==> flow/design.v <==
module matvecmult(
    CLK,
    RST,
    vector_x,
    vector_b,
    vector_y,
    Q,
    A,
    finish
);
input               CLK;
input               RST;
input       [127:0]	vector_x;
input       [127:0]	vector_b;
output  reg [127:0]	vector_y;
input       [127:0]	Q;
output  reg [3:0]   A;
output  reg         finish;
integer i;
integer j;
reg [7:0] vector_x_w[0:15],vector_x_r[0:15];
reg [7:0] vector_b_w[0:15],vector_b_r[0:15];
reg [7:0] vector_y_w[0:15],vector_y_r[0:15];
reg [7:0] part_matrix_a_w[0:15],part_matrix_a_r[0:15];
reg       finish_w,finish_r;
reg [3:0] counter_w,counter_r;
reg [7:0] temp;
always @(*) begin
    vector_x_w[0] = vector_x[7:0];
    vector_x_w[1] = vector_x[15:8];
    vector_x_w[2] = vector_x[23:16];
    vector_x_w[3] = vector_x[31:24];
    vector_x_w[4] = vector_x[39:32];
    vector_x_w[5] = vector_x[47:40];
    vector_x_w[6] = vector_x[55:48];
    vector_x_w[7] = vector_x[63:56];
    vector_x_w[8] = vector_x[71:64];
    vector_x_w[9] = vector_x[79:72];
    vector_x_w[10] = vector_x[87:80];
    vector_x_w[11] = vector_x[95:88];
    vector_x_w[12] = vector_x[103:96];
    vector_x_w[13] = vector_x[111:104];
    vector_x_w[14] = vector_x[119:112];
    vector_x_w[15] = vector_x[127:120];
    vector_b_w[0] = vector_b[7:0];
    vector_b_w[1] = vector_b[15:8];
    vector_b_w[2] = vector_b[23:16];
    vector_b_w[3] = vector_b[31:24];
    vector_b_w[4] = vector_b[39:32];
    vector_b_w[5] = vector_b[47:40];
    vector_b_w[6] = vector_b[55:48];
    vector_b_w[7] = vector_b[63:56];
    vector_b_w[8] = vector_b[71:64];
    vector_b_w[9] = vector_b[79:72];
    vector_b_w[10] = vector_b[87:80];
    vector_b_w[11] = vector_b[95:88];
    vector_b_w[12] = vector_b[103:96];
    vector_b_w[13] = vector_b[111:104];
    vector_b_w[14] = vector_b[119:112];
    vector_b_w[15] = vector_b[127:120];
    part_matrix_a_w[0] = Q[7:0];
    part_matrix_a_w[1] = Q[15:8];
    part_matrix_a_w[2] = Q[23:16];
    part_matrix_a_w[3] = Q[31:24];
    part_matrix_a_w[4] = Q[39:32];
    part_matrix_a_w[5] = Q[47:40];
    part_matrix_a_w[6] = Q[55:48];
    part_matrix_a_w[7] = Q[63:56];
    part_matrix_a_w[8] = Q[71:64];
    part_matrix_a_w[9] = Q[79:72];
    part_matrix_a_w[10] = Q[87:80];
    part_matrix_a_w[11] = Q[95:88];
    part_matrix_a_w[12] = Q[103:96];
    part_matrix_a_w[13] = Q[111:104];
    part_matrix_a_w[14] = Q[119:112];
    part_matrix_a_w[15] = Q[127:120];
    for(i=0;i<=15;i=i+1) begin
        vector_y_w[i] = vector_y_r[i];
    end
    temp =  2*part_matrix_a_w[15]*vector_x_w[0]+
            2*part_matrix_a_w[14]*vector_x_w[1]+
            2*part_matrix_a_w[13]*vector_x_w[2]+
            2*part_matrix_a_w[12]*vector_x_w[3]+
            2*part_matrix_a_w[11]*vector_x_w[4]+
            2*part_matrix_a_w[10]*vector_x_w[5]+
            2*part_matrix_a_w[9]*vector_x_w[6]+
            2*part_matrix_a_w[8]*vector_x_w[7]+
            2*part_matrix_a_w[7]*vector_x_w[8]+
            2*part_matrix_a_w[6]*vector_x_w[9]+
            2*part_matrix_a_w[5]*vector_x_w[10]+
            2*part_matrix_a_w[4]*vector_x_w[11]+
            2*part_matrix_a_w[3]*vector_x_w[12]+
            2*part_matrix_a_w[2]*vector_x_w[13]+
            2*part_matrix_a_w[1]*vector_x_w[14]+
            2*part_matrix_a_w[0]*vector_x_w[15];
    finish_w = 1'b0;
    counter_w = counter_r;
    if(RST)
        counter_w = 1'b0;
    else if(counter_r<4'b1111) begin
        i = counter_r;
        vector_y_w[i] = vector_y_r[i]+temp+vector_b_w[i];
        counter_w = counter_r+1'b1;
    end
    else begin
        finish_w = 1'b1;
        if(finish_r==1'b0)
            vector_y_w[15] = vector_y_r[15]+temp+vector_b_w[15];
        else
            vector_y_w[15] = vector_y_r[15];
    end
    finish = finish_r;
    A = counter_w;
    vector_y = {vector_y_r[15],vector_y_r[14],vector_y_r[13],vector_y_r[12],vector_y_r[11],vector_y_r[10],vector_y_r[9],vector_y_r[8],vector_y_r[7],vector_y_r[6],vector_y_r[5],vector_y_r[4],vector_y_r[3],vector_y_r[2],vector_y_r[1],vector_y_r[0]};
end
always @(posedge CLK or posedge RST) begin
    if (RST) begin
        counter_r <= 1'b0;
        finish_r <= 1'b0;
        for(i=0;i<=15;i=i+1) begin
            part_matrix_a_r[i]<=1'b0;
            vector_y_r[i]<=1'b0;
        end
    end
    else begin
        counter_r <= counter_w;
        finish_r <= finish_w;
        for(i=0;i<=15;i=i+1) begin
            part_matrix_a_r[i]<=part_matrix_a_w[i];
            vector_y_r[i]<=vector_y_w[i];
        end
    end
end
endmodule
* Tool chain data of matvecmult
Tool output for the design above before and after an edit, in the order of the flow. Lines under "unedited" count in the file above, lines under "edited" in the edited file. "difference" is "edited" less "unedited", of the values as shown. Cell names lack the library's common part. Not given: -
Set-up: design top matvecmult, clock CLK, library sky130hd, library corner tt_025C_1v80

* Diff
The edit as a unified diff against the file above. A script made this edit. It changes what the design does and was not meant as an optimisation.
begin of diff
@@ -81,5 +81,5 @@
             2*part_matrix_a_w[14]*vector_x_w[1]+
             2*part_matrix_a_w[13]*vector_x_w[2]+
-            2*part_matrix_a_w[12]*vector_x_w[3]+
+            (2*part_matrix_a_w[12]+vector_x_w[3])+
             2*part_matrix_a_w[11]*vector_x_w[4]+
             2*part_matrix_a_w[10]*vector_x_w[5]+
end of diff

* Word level
Counts by Yosys on the flattened word-level netlist (proc, flatten, opt, wreduce). Print and check cells are left out. Cells with the same type and inputs are merged into one.
Bit counts:
- register bits after elaboration | unedited 133, edited 133, difference 0
- word-level cells | unedited 149, edited 149, difference 0
- bits of input ports | unedited 386, edited 386, difference 0
- output and inout bits | unedited 133, edited 133, difference 0
Operators by class:
- $add $sub $neg | unedited 20, edited 21, difference +1
- magnitude comparators | unedited 1, edited 1, difference 0
- eq/ne operators | unedited 17, edited 17, difference 0
- bitwise gates (word level) | unedited 16, edited 16, difference 0
- mux-type cells | unedited 28, edited 28, difference 0
- reductions and logical operators | unedited 33, edited 33, difference 0
- $mul | unedited 16, edited 15, difference -1
Operator list:
- 8-bit adder | unedited 19, edited 20, difference +1
- 8-bit by 8-bit multiplier with 7-bit output | unedited 16, edited 15, difference -1
Unchanged operator kinds not shown: 16.

* Logic depth
Yosys ltp: most cells in a row. Word level: on the elaborated netlist, between registers, memories and ports. Mapped: between sequential cells and ports; inverters and the memories' decode and read muxes count.
Depth:
- depth in word-level cells | unedited 20, edited 20, difference 0
- ABC_AREA | unedited 0, edited 0
- depth in mapped cells | unedited 31, edited 31, difference 0
- depth with buffers taken out | unedited 31, edited 31, difference 0

* Mapped cells and area
Source: synth_stat.txt of the flow (Yosys; design flattened, memories mapped). It holds for the ABC_AREA given above (unset counts as 0); a run with the other value may have another netlist.
Cell types:
- mux2_2 | unedited 93, edited 72, difference -21
- ha_1 | unedited 238, edited 224, difference -14
- nand2_1 | unedited 232, edited 244, difference +12
- clkbuf_1 | unedited 56, edited 48, difference -8
- mux2i_1 | unedited 2, edited 10, difference +8
- and2_1 | unedited 257, edited 250, difference -7
- xnor2_1 | unedited 198, edited 192, difference -6
- xor2_1 | unedited 60, edited 55, difference -5
- a222oi_1 | unedited 15, edited 10, difference -5
- nand2b_1 | unedited 7, edited 2, difference -5
- a211oi_1 | unedited 2, edited 7, difference +5
- and2_0 | unedited 0, edited 5, difference +5
- o21ai_0 | unedited 34, edited 30, difference -4
- nor3_1 | unedited 7, edited 11, difference +4
- and2_2 | unedited 4, edited 0, difference -4
- and3b_1 | unedited 4, edited 0, difference -4
- mux2_4 | unedited 1, edited 5, difference +4
- a22oi_1 | unedited 67, edited 70, difference +3
Unchanged cell types not shown: 14. Not every row of either side is listed.
Mapped netlist:
- synthesis area (µm²) | unedited 19917.9, edited 19496.2, difference -421.7
- buffers | unedited 60, edited 52, difference -8
- flip-flop cells | unedited 133, edited 133, difference 0
- cell count | unedited 2124, edited 2086, difference -38
- sequential area (µm²) | unedited 3328.2, edited 3328.2, difference 0.0

* Timing after synthesis
Path of least setup slack by OpenSTA after synthesis, without wires, with an ideal clock, recovery checks aside; 20% of the period is set as input and as output delay. Where synthesis merged equal registers, the netlist keeps one of their names.
Path after synthesis:
- path type | unedited in2reg, edited in2reg
- from | unedited input port Q[116], edited input port vector_x[17]
- to | unedited register vector_y_r[12][7], edited register vector_y_r[11][7]
- clock period (ns) | unedited 10.0, edited 10.0, difference 0.0
- data required time (ns) | unedited 9.875, edited 9.875, difference 0.000
- path buffers | unedited 1, edited 1, difference 0
- library setup time (ns) | unedited 0.125, edited 0.125, difference 0.000
- driving pins on the path | unedited 29, edited 29, difference 0
- launch time at the first pin (ns) | unedited 2.000, edited 2.000, difference 0.000
- delay of the path (ns) | unedited 7.909, edited 7.889, difference -0.020
- input delay (ns) | unedited 2.000, edited 2.000, difference 0.000
- arrival (ns) | unedited 9.784, edited 9.764, difference -0.020
- setup slack (ns) | unedited 0.091, edited 0.111, difference +0.020
- period reached after synthesis (ns) | unedited 9.909, edited 9.889, difference -0.020
"delay of the path" = arrival - input delay + setup time. "driving pins on the path": output pins that drive a net of the path, with the launching flip-flop's if there is one; two outputs of one cell count as two. "period reached after synthesis" = period - worst setup slack (recovery checks aside). The figure is calculated, with input and output delays left at 20% of the set period. The rows between start and end are the longest chain of elaborated cells between them; the timing report does not say that the signal goes this way. Where chains are equally long, one stands for them. A line is the first line of the expression or statement that the cell stems from. Yosys adds cells for indexed reads and writes and turns some case tables into memories.
Between the ends, after synthesis, unedited: cells stage by stage nand2_1 > fa_1 > inv_1 > ha_1 > inv_1 > fa_1 > fa_1 > inv_1 > ha_1 > xor2_1 > fa_1 > fa_1 > inv_1 > fa_1 > fa_1 > inv_1 > fa_1 > fa_1 > inv_1 > ha_1 > xnor2_1 > fa_1 > ha_1 > a21oi_1 > xnor2_1 > xnor2_1 > xnor2_2 > buf_6 > mux2_2, length of the longest elaborated chain 19, elaborated cells on any way between the ends 19, RTL lines with such cells 3, classes of those cells add/sub (17); mul (1); mux (1)
RTL lines, path after synthesis, unedited:
- from (decl) | RTL line 16 | input [127:0] Q;
- 8-bit by 8-bit multiplier with 7-bit output | RTL line 81 | 2*part_matrix_a_w[14]*vector_x_w[1]+
- 8-bit adder x15 | RTL line 80 | temp =  2*part_matrix_a_w[15]*vector_x_w[0]+
- 8-bit adder x2 | RTL line 102 | vector_y_w[i] = vector_y_r[i]+temp+vector_b_w[i];
- 8-bit two-way mux | RTL line 102
- to (assign) | RTL line 122 | vector_y_r[i]<=1'b0;
- to (assign) | RTL line 130 | vector_y_r[i]<=vector_y_w[i];
- to (decl) | RTL line 23 | reg [7:0] vector_y_w[0:15],vector_y_r[0:15];
Between the ends, after synthesis, edited: cells stage by stage nand2_1 > fa_1 > inv_1 > ha_1 > inv_1 > fa_1 > fa_1 > inv_1 > ha_1 > xor2_1 > fa_1 > fa_1 > inv_1 > fa_1 > fa_1 > inv_1 > fa_1 > fa_1 > inv_1 > ha_1 > a21oi_1 > xnor2_1 > xnor3_1 > xnor2_1 > xnor2_1 > xnor3_2 > xnor2_2 > buf_6 > mux2_2, length of the longest elaborated chain 18, elaborated cells on any way between the ends 18, RTL lines with such cells 3, classes of those cells add/sub (16); mul (1); mux (1)
RTL lines, path after synthesis, edited:
- from (decl) | RTL line 13 | input [127:0] vector_x;
- 8-bit by 8-bit multiplier with 7-bit output | RTL line 82 | 2*part_matrix_a_w[13]*vector_x_w[2]+
- 8-bit adder x14 | RTL line 80 | temp =  2*part_matrix_a_w[15]*vector_x_w[0]+
- 8-bit adder x2 | RTL line 102 | vector_y_w[i] = vector_y_r[i]+temp+vector_b_w[i];
- 8-bit two-way mux | RTL line 102
- to (assign) | RTL line 122 | vector_y_r[i]<=1'b0;
- to (assign) | RTL line 130 | vector_y_r[i]<=vector_y_w[i];
- to (decl) | RTL line 23 | reg [7:0] vector_y_w[0:15],vector_y_r[0:15];

* Timing after layout
From the final timing report of the runs of set A: the path of least setup slack in the routed layout; clock arrival at registers is part of the times.
Path after layout:
- path type | unedited in2reg, edited in2reg
- from | unedited input port vector_x[101], edited input port Q[17]
- to | unedited register vector_y_r[0][7], edited register vector_y_r[2][7]
- clock period (ns) | unedited 9.89, edited 9.89, difference 0.00
- path buffers | unedited 2, edited 3, difference +1
- data required time (ns) | unedited 10.20, edited 10.20, difference 0.00
- input delay (ns) | unedited 1.98, edited 1.98, difference 0.00
- driving pins on the path | unedited 29, edited 29, difference 0
- setup slack (ns) | unedited 0.02, edited -0.07, difference -0.09
- library setup time (ns) | unedited 0.11, edited 0.11, difference 0.00
- launch time at the first pin (ns) | unedited 1.98, edited 1.98, difference 0.00
- arrival (ns) | unedited 10.18, edited 10.27, difference +0.09
The rows between start and end are the longest chain of elaborated cells between them; the timing report does not say that the signal goes this way. Where chains are equally long, one stands for them.
Between the ends, after layout, unedited: cells stage by stage clkdlybuf4s50_1 > and2_1 > ha_4 > ha_1 > inv_1 > fa_1 > fa_1 > inv_2 > ha_4 > xor2_4 > fa_2 > fa_1 > inv_2 > fa_1 > fa_1 > inv_1 > fa_1 > fa_1 > inv_2 > ha_4 > xnor2_4 > fa_1 > ha_4 > a21oi_4 > xnor2_2 > xnor2_2 > xnor2_2 > clkbuf_16 > mux2_2, length of the longest elaborated chain 8, elaborated cells on any way between the ends 8, RTL lines with such cells 3, classes of those cells add/sub (6); mul (1); mux (1)
RTL lines, path after layout, unedited:
- from (decl) | RTL line 13 | input [127:0] vector_x;
- 8-bit by 8-bit multiplier with 7-bit output | RTL line 92 | 2*part_matrix_a_w[3]*vector_x_w[12]+
- 8-bit adder x4 | RTL line 80 | temp =  2*part_matrix_a_w[15]*vector_x_w[0]+
- 8-bit adder x2 | RTL line 102 | vector_y_w[i] = vector_y_r[i]+temp+vector_b_w[i];
- 8-bit two-way mux | RTL line 102
- to (assign) | RTL line 122 | vector_y_r[i]<=1'b0;
- to (assign) | RTL line 130 | vector_y_r[i]<=vector_y_w[i];
- to (decl) | RTL line 23 | reg [7:0] vector_y_w[0:15],vector_y_r[0:15];
Between the ends, after layout, edited: cells stage by stage dlygate4sd2_1 > and2_1 > fa_1 > ha_1 > ha_1 > fa_1 > ha_4 > a21oi_4 > xor2_2 > fa_1 > fa_1 > inv_2 > fa_2 > fa_1 > inv_1 > fa_1 > fa_2 > inv_2 > ha_4 > buf_6 > a21oi_4 > xnor2_2 > xnor3_1 > xnor2_1 > xnor2_1 > xnor3_2 > xnor2_4 > clkbuf_16 > mux2_4, length of the longest elaborated chain 7, elaborated cells on any way between the ends 7, RTL lines with such cells 3, classes of those cells add/sub (5); mul (1); mux (1)
RTL lines, path after layout, edited:
- from (decl) | RTL line 16 | input [127:0] Q;
- 8-bit by 8-bit multiplier with 7-bit output | RTL line 93 | 2*part_matrix_a_w[2]*vector_x_w[13]+
- 8-bit adder x3 | RTL line 80 | temp =  2*part_matrix_a_w[15]*vector_x_w[0]+
- 8-bit adder x2 | RTL line 102 | vector_y_w[i] = vector_y_r[i]+temp+vector_b_w[i];
- 8-bit two-way mux | RTL line 102
- to (assign) | RTL line 122 | vector_y_r[i]<=1'b0;
- to (assign) | RTL line 130 | vector_y_r[i]<=vector_y_w[i];
- to (decl) | RTL line 23 | reg [7:0] vector_y_w[0:15],vector_y_r[0:15];

* Layout results
Both versions went through the flow (Yosys, OpenROAD) with the same settings in each pair. Constraints: input delay and output delay 20% of the set period each, output load 0.01 pF.
Flow settings, set A: CORE_UTILIZATION 40, period_ns 9.89, CAP_MARGIN 20, CORE_MARGIN 2, SLEW_MARGIN 20
Final reports, set A:
- area inside the die boundary (µm²) | unedited 51594.9, edited 50521.6, difference -1073.3
- utilization of the finished layout (%) | unedited 60.0, edited 59.4, difference -0.6
- period achieved (ns) | unedited 9.868, edited 9.956, difference +0.088
- chip area after synthesis (Yosys) (µm²) | unedited 19917.9, edited 19496.2, difference -421.7
- worst setup slack after layout (ns) | unedited 0.022, edited -0.066, difference -0.088
- total negative slack on setup checks (ns) | unedited 0.000, edited -0.739, difference -0.739
Flow settings, set B: ABC_AREA 1, CAP_MARGIN 30, CELL_PAD_IN_SITES_DETAIL_PLACEMENT 1, CORE_UTILIZATION 30, CTS_CLUSTER_SIZE 61, GPL_ROUTABILITY_DRIVEN 1, MIN_ROUTING_LAYER met1, PLACE_DENSITY_LB_ADDON 0.27, SETUP_SLACK_MARGIN 0.16, SLEW_MARGIN 20, TNS_END_PERCENT 65, period_ns 11.2, CORE_MARGIN 2
Final reports, set B:
- area inside the die boundary (µm²) | unedited 74991.1, edited 73750.3, difference -1240.8
- utilization of the finished layout (%) | unedited 43.4, edited 40.3, difference -3.1
- period achieved (ns) | unedited 10.736, edited 10.655, difference -0.081
- chip area after synthesis (Yosys) (µm²) | unedited 21844.7, edited 21478.1, difference -366.6
- worst setup slack after layout (ns) | unedited 0.464, edited 0.545, difference +0.081
- total negative slack on setup checks (ns) | unedited 0.000, edited 0.000, difference 0.000
"period achieved" is the run's clock period less its worst setup slack. It is reckoned from that one timing run; input and output delays stay at 20% of the period that was set.
